==> flow/design.v <==
`timescale 1 ns / 1 ns
module FM_demodulator
          (
           clk,
           reset,
           clk_enable,
           inp_I,
           inp_Q,
           out_fm
          );
  input   clk;
  input   reset;
  input   clk_enable;
  input   signed [38:0] inp_I;   
  input   signed [38:0] inp_Q;   
  output  [12:0] out_fm;   
  wire enb;
  reg signed [38:0] Delay1_out1;   
  reg signed [38:0] Delay2_out1;   
  reg signed [38:0] Delay4_out1;   
  wire signed [31:0] Sum4_sub_cast;   
  wire signed [31:0] Sum4_sub_cast_1;   
  wire signed [31:0] Sum4_sub_temp;   
  wire signed [29:0] Sum4_out1;   
  wire signed [68:0] Product_mul_temp;   
  wire signed [32:0] Product_out1;   
  reg signed [38:0] Delay3_out1;   
  wire signed [30:0] Sum3_sub_cast;   
  wire signed [30:0] Sum3_sub_cast_1;   
  wire signed [30:0] Sum3_sub_temp;   
  wire signed [28:0] Sum3_out1;   
  wire signed [67:0] Product2_mul_temp;   
  wire signed [32:0] Product2_out1;   
  wire signed [31:0] Sum5_sub_cast;   
  wire signed [31:0] Sum5_sub_cast_1;   
  wire signed [31:0] Sum5_sub_temp;   
  wire [12:0] OUTPUT_rsvd;   
  reg [12:0] OUTPUT_rsvdreg;
  assign enb = clk_enable;
  always @(posedge clk or posedge reset)
    begin : Delay1_process
      if (reset == 1'b1) begin
        Delay1_out1 <= 39'sh0000000000;
      end
      else begin
        if (enb) begin
          Delay1_out1 <= inp_I;
        end
      end
    end
  always @(posedge clk or posedge reset)
    begin : Delay2_process
      if (reset == 1'b1) begin
        Delay2_out1 <= 39'sh0000000000;
      end
      else begin
        if (enb) begin
          Delay2_out1 <= inp_Q;
        end
      end
    end
  always @(posedge clk or posedge reset)
    begin : Delay4_process
      if (reset == 1'b1) begin
        Delay4_out1 <= 39'sh0000000000;
      end
      else begin
        if (enb) begin
          Delay4_out1 <= Delay2_out1;
        end
      end
    end
  assign Sum4_sub_cast = inp_Q[38:7];
  assign Sum4_sub_cast_1 = Delay4_out1[38:7];
  assign Sum4_sub_temp = Sum4_sub_cast - Sum4_sub_cast_1;
  assign Sum4_out1 = Sum4_sub_temp[29:0];
  assign Product_mul_temp = Delay1_out1 * Sum4_out1;
  assign Product_out1 = Product_mul_temp[66:34];
  always @(posedge clk or posedge reset)
    begin : Delay3_process
      if (reset == 1'b1) begin
        Delay3_out1 <= 39'sh0000000000;
      end
      else begin
        if (enb) begin
          Delay3_out1 <= Delay1_out1;
        end
      end
    end
  assign Sum3_sub_cast = inp_I[38:8];
  assign Sum3_sub_cast_1 = Delay3_out1[38:8];
  assign Sum3_sub_temp = Sum3_sub_cast - Sum3_sub_cast_1;
  assign Sum3_out1 = Sum3_sub_temp[28:0];
  assign Product2_mul_temp = Sum3_out1 * Delay2_out1;
  assign Product2_out1 = Product2_mul_temp[65:33];
  assign Sum5_sub_cast = {Product_out1[32], Product_out1[32:2]};
  assign Sum5_sub_cast_1 = {Product2_out1[32], Product2_out1[32:2]};
  assign Sum5_sub_temp = Sum5_sub_cast - Sum5_sub_cast_1;
  assign OUTPUT_rsvd = Sum5_sub_temp[29:17];
always @(posedge clk)
    begin : OUTPUT_rsvdreg_process    
        if (enb) begin
          OUTPUT_rsvdreg <= OUTPUT_rsvd;
       end
    end
  assign out_fm = OUTPUT_rsvdreg;
endmodule   
======== Step by step through the tools: FM_demodulator ========
Tool output for the design above, in the order of the flow.
Lines are those of the file above, counted from 1.
Operators: Yosys type, input widths -> output width; for muxes data width and select width s.
Library cell names are shortened.
A cell with - has no value.
inputs
  top ..................................... FM_demodulator
  clock ................................... clk
  standard-cell library ................... sky130hd
  corner .................................. tt_025C_1v80

======== After elaboration ========
Yosys after proc, flatten, opt, wreduce and memory -nomap, before mapping. Enables and synchronous resets that opt folds into registers are not counted as muxes. Memory bits, and registers merged into a memory's read port (data or address), are not among the register bits. Print and check cells are not counted. Equal cells are merged and count once.
bit counts
  register bits ........................... 165
  input port bits ......................... 81
  output and inout bits ................... 13
  word-level cells ........................ 10
cells by class
  $add $sub $neg .......................... 3
  $mul .................................... 2
operator list
  cell            number
  $mul 39x30->66  1
  $mul 29x39->65  1
  $sub 30x30->30  2
  $sub 29x29->29  1

======== Logic depth ========
Longest topological path by Yosys (ltp), each cell counted once; first at word level (registers and memories cut), then after technology mapping (sequential cells cut; the memories' decode and read muxes count).
depth
  depth in word-level cells ............... 3
  ABC_AREA ................................ 0
  depth in mapped cells ................... 61
  gate-level depth less buffers ........... 60

======== Mapped cells and area ========
Yosys stat after the flow's synthesis: flattened, memories mapped to cells. It holds for the ABC_AREA given above (unset counts as 0); a run with the other value may have another netlist.
mapped netlist
  mapped flip-flops ....................... 150
  sequential area ......................... 3,818.7 µm²
  mapped area ............................. 84,165.7 µm²
  mapped cells ............................ 9,256
  buffers ................................. 495
cell types
  cell type  number  area in all (µm²)
  fa_1       2,317   4.64E+04
  inv_1      2,538   9.53E+03
  nand2_1    1,707   6.41E+03
  ha_1       452     5.66E+03
  dfrtp_1    137     3.43E+03
  and2_1     463     2.9E+03
  clkbuf_1   473     1.78E+03
  xnor2_1    116     1.02E+03
  mux2_2     82      923.386
  nor2b_1    103     644.368
  o21ai_0    117     585.562
  a21oi_1    116     580.557
  nand2b_1   90      563.04
  nor2_1     124     465.446
  a21o_1     59      442.925
  edfxtp_1   13      390.374
  xor2_1     42      367.853
  o21a_1     29      217.709
Not listed: further types 47, cells in them 278.

======== Path before layout ========
Path of least setup slack by OpenSTA after synthesis, without wires, with an ideal clock, recovery checks aside; 20% of the period is set as input and as output delay. Where synthesis merged equal registers, the netlist keeps one of their names.
path post-synthesis
  kind .................................... input port to flip-flop
  from .................................... input inp_Q[7]
  to ...................................... register OUTPUT_rsvdreg[12]
  library setup time ...................... 0.268 ns
  input delay ............................. 5.000 ns
  path slack .............................. 7.274 ns
  path buffers ............................ 2
  path delay .............................. 12.727 ns
  stages .................................. 57
  arrival time ............................ 17.459 ns
  data required time ...................... 24.732 ns
  launch time at the first pin ............ 5.000 ns
  period .................................. 25.0 ns
  period reached after synthesis .......... 17.726 ns
"path delay" = arrival - input delay + setup time.
"stages": output pins that drive a net of the path, with the launching flip-flop's if there is one; two outputs of one cell count as two.
"period reached after synthesis" = period - worst setup slack (recovery checks aside). The figure is calculated, with input and output delays left at 20% of the set period.
Between the ends stands the longest chain of elaborated cells between them, by number of cells; it is not shown to be the way that was timed. Of several equally long chains one is given.
A line is the first line of the expression or statement that the cell stems from. Yosys adds cells for indexed reads and writes and turns some case tables into memories.
on the way, post-synthesis
  path through ............................ inv_1 -> ha_1 -> fa_1 -> nor2b_1 -> o31ai_1 -> a2111oi_0 -> o311ai_0 -> a21boi_0 -> o21a_1 -> o21a_1 -> o21ai_0 -> nand2b_1 -> nand2_1 -> o221ai_1 -> xor2_1 -> clkbuf_1 -> clkbuf_1 -> nand2_1 -> [21 not listed] -> o21ai_0 -> nor2_1 -> o21a_1 -> xnor2_1 -> ha_1 -> a21o_1 -> a21o_1 -> o21ai_0 -> nor2b_1 -> o21a_1 -> nor4_1 -> a221oi_1 -> o21ai_2 -> a221o_1 -> a21oi_2 -> xnor3_1 -> xor3_1 -> xnor3_1
  cells in the longest elaborated chain ... 3
  elaborated cells between the ends (all ways) .. 3
  RTL lines with such cells ............... 3
  classes of those cells .................. 2 x add/sub; 1 x mul
RTL lines, path post-synthesis
  what                line  source
  start: declaration  15    input   signed [38:0] inp_Q;
  $sub 30x30->30      75    assign Sum4_sub_temp = Sum4_sub_cast - Sum4_sub_cast_1;
  $mul 39x30->66      77
  $sub 30x30->30      98    assign Sum5_sub_temp = Sum5_sub_cast - Sum5_sub_cast_1;
  end: assignment     103   OUTPUT_rsvdreg <= OUTPUT_rsvd;
  end: declaration    38    reg [12:0] OUTPUT_rsvdreg;

======== Worst path after layout ========
Path of least setup slack in the final report of record 2 (OpenROAD, finished layout, wires in). Where an end is a register, its clock arrival counts in the times.
path after layout
  kind .................................... input port to flip-flop
  from .................................... input inp_I[11]
  to ...................................... register OUTPUT_rsvdreg[12]
  path slack .............................. 2.05 ns
  period .................................. 22.7 ns
  path buffers ............................ 2
  data required time ...................... 23.01 ns
  arrival time ............................ 20.96 ns
  library setup time ...................... 0.25 ns
  launch time at the first pin ............ 4.54 ns
  stages .................................. 49
  input delay ............................. 4.54 ns
Between the ends stands the longest chain of elaborated cells between them, by number of cells; it is not shown to be the way that was timed. Of several equally long chains one is given.
on the way, after layout
  path through ............................ clkdlybuf4s50_1 -> ha_1 -> o2111ai_1 -> nand3_1 -> o221ai_1 -> o31a_1 -> o21ai_0 -> a21o_1 -> a2111oi_0 -> o41ai_1 -> a21o_1 -> a21oi_1 -> xnor2_2 -> buf_4 -> nand2_1 -> fa_1 -> inv_1 -> fa_1 -> [13 not listed] -> a211oi_1 -> o211ai_1 -> a21oi_1 -> nand3b_1 -> nand2b_1 -> a21oi_1 -> xor2_1 -> ha_1 -> nor2b_1 -> o21ai_1 -> nand2b_1 -> a221oi_1 -> o21ai_2 -> a221o_1 -> a21oi_2 -> xnor3_1 -> xor3_1 -> xnor3_1
  cells in the longest elaborated chain ... 3
  elaborated cells between the ends (all ways) .. 3
  RTL lines with such cells ............... 3
  classes of those cells .................. 2 x add/sub; 1 x mul
RTL lines, path after layout
  what                line  source
  start: declaration  14    input   signed [38:0] inp_I;
  $sub 29x29->29      92    assign Sum3_sub_temp = Sum3_sub_cast - Sum3_sub_cast_1;
  $mul 29x39->65      94
  $sub 30x30->30      98    assign Sum5_sub_temp = Sum5_sub_cast - Sum5_sub_cast_1;
  end: assignment     103   OUTPUT_rsvdreg <= OUTPUT_rsvd;
  end: declaration    38    reg [12:0] OUTPUT_rsvdreg;

2 stored runs of FM_demodulator in the flow (synthesis by Yosys, layout by OpenROAD, sky130hd cells), in arbitrary order. Constraints: input delay and output delay 20% of the set period each, output load 0.01 pF.
"clock period achieved" is the run's clock period less its worst setup slack. It is reckoned from that one timing run; input and output delays stay at 20% of the period that was set.
"time used up by the worst setup path": the worst setup path's part of the clock period (all of it between registers, 20% less for each end at a port) less its slack. A launch clock that arrives late makes it longer, a capture clock that arrives late makes it shorter.

======== record 1 ========
==> flow/run.sh <==
#!/bin/bash
# the make line also repeats the synthesis and layout settings of config.mk as NAME=value (left out here)
make -C /OpenROAD-flow-scripts/flow DESIGN_CONFIG=/design/flow/config.mk WORK_HOME=/design/flow/orfs CLKGATE_MAP_FILE= finish
==> flow/config.mk <==
export PLATFORM = sky130hd
export DESIGN_NAME = FM_demodulator
export DESIGN_NICKNAME = FM_demodulator
export VERILOG_FILES = /design/flow/design.v
export SDC_FILE = /design/flow/constraint.sdc
export NUM_CORES = 4
export LEC_CHECK = 0
export ABC_AREA = 1
export CAP_MARGIN = 15
export CELL_PAD_IN_SITES_DETAIL_PLACEMENT = 2
export CELL_PAD_IN_SITES_GLOBAL_PLACEMENT = 2
export CORE_ASPECT_RATIO = 0.63
export CORE_MARGIN = 3
export CORE_UTILIZATION = 40
export CTS_CLUSTER_SIZE = 69
export GPL_ROUTABILITY_DRIVEN = 0
export GPL_TIMING_DRIVEN = 0
export MAX_ROUTING_LAYER = met5
export MIN_ROUTING_LAYER = met2
export PLACE_DENSITY_LB_ADDON = 0.17
export SETUP_SLACK_MARGIN = -1.69
export SLEW_MARGIN = 20
export TNS_END_PERCENT = 95
==> flow/constraint.sdc <==
create_clock -name core_clock -period 25.0 [get_ports {clk}]
set_input_delay 5.0000 -clock core_clock [delete_from_list [all_inputs] [get_ports {clk}]]
set_output_delay 5.0000 -clock core_clock [all_outputs]
set_load 0.01 [all_outputs]

-------- record 1 --------
  unfinished; error GRT-0116 in routing

======== record 2 ========
==> flow/run.sh <==
#!/bin/bash
# the make line also repeats the synthesis and layout settings of config.mk as NAME=value (left out here)
make -C /OpenROAD-flow-scripts/flow DESIGN_CONFIG=/design/flow/config.mk WORK_HOME=/design/flow/orfs CLKGATE_MAP_FILE= finish
==> flow/config.mk <==
export PLATFORM = sky130hd
export DESIGN_NAME = FM_demodulator
export DESIGN_NICKNAME = FM_demodulator
export VERILOG_FILES = /design/flow/design.v
export SDC_FILE = /design/flow/constraint.sdc
export NUM_CORES = 4
export LEC_CHECK = 0
export CAP_MARGIN = 15
export CELL_PAD_IN_SITES_DETAIL_PLACEMENT = 1
export CORE_ASPECT_RATIO = 0.79
export CORE_MARGIN = 2
export CORE_UTILIZATION = 41
export CTS_CLUSTER_SIZE = 48
export MIN_ROUTING_LAYER = met2
export PLACE_DENSITY_LB_ADDON = 0.14
export SETUP_SLACK_MARGIN = -1.97
export SLEW_MARGIN = 20
export TNS_END_PERCENT = 50
==> flow/constraint.sdc <==
create_clock -name core_clock -period 22.7 [get_ports {clk}]
set_input_delay 4.5400 -clock core_clock [delete_from_list [all_inputs] [get_ports {clk}]]
set_output_delay 4.5400 -clock core_clock [all_outputs]
set_load 0.01 [all_outputs]

-------- measured, record 2 --------
  cell area after synthesis ............... 84,165.7 µm²
  total die area .......................... 208,947.0 µm²
  std-cell area (final layout) ............ 89,059.2 µm²
  utilization after layout ................ 0.437
  worst slack on setup checks ............. 2.053 ns
  sum of negative setup slack ............. 0.000 ns
  worst hold slack in the final report .... 0.489 ns
  clock period achieved ................... 20.647 ns
  time used up by the worst setup path .... 16.11 ns
  worst setup path type ................... input port to flip-flop
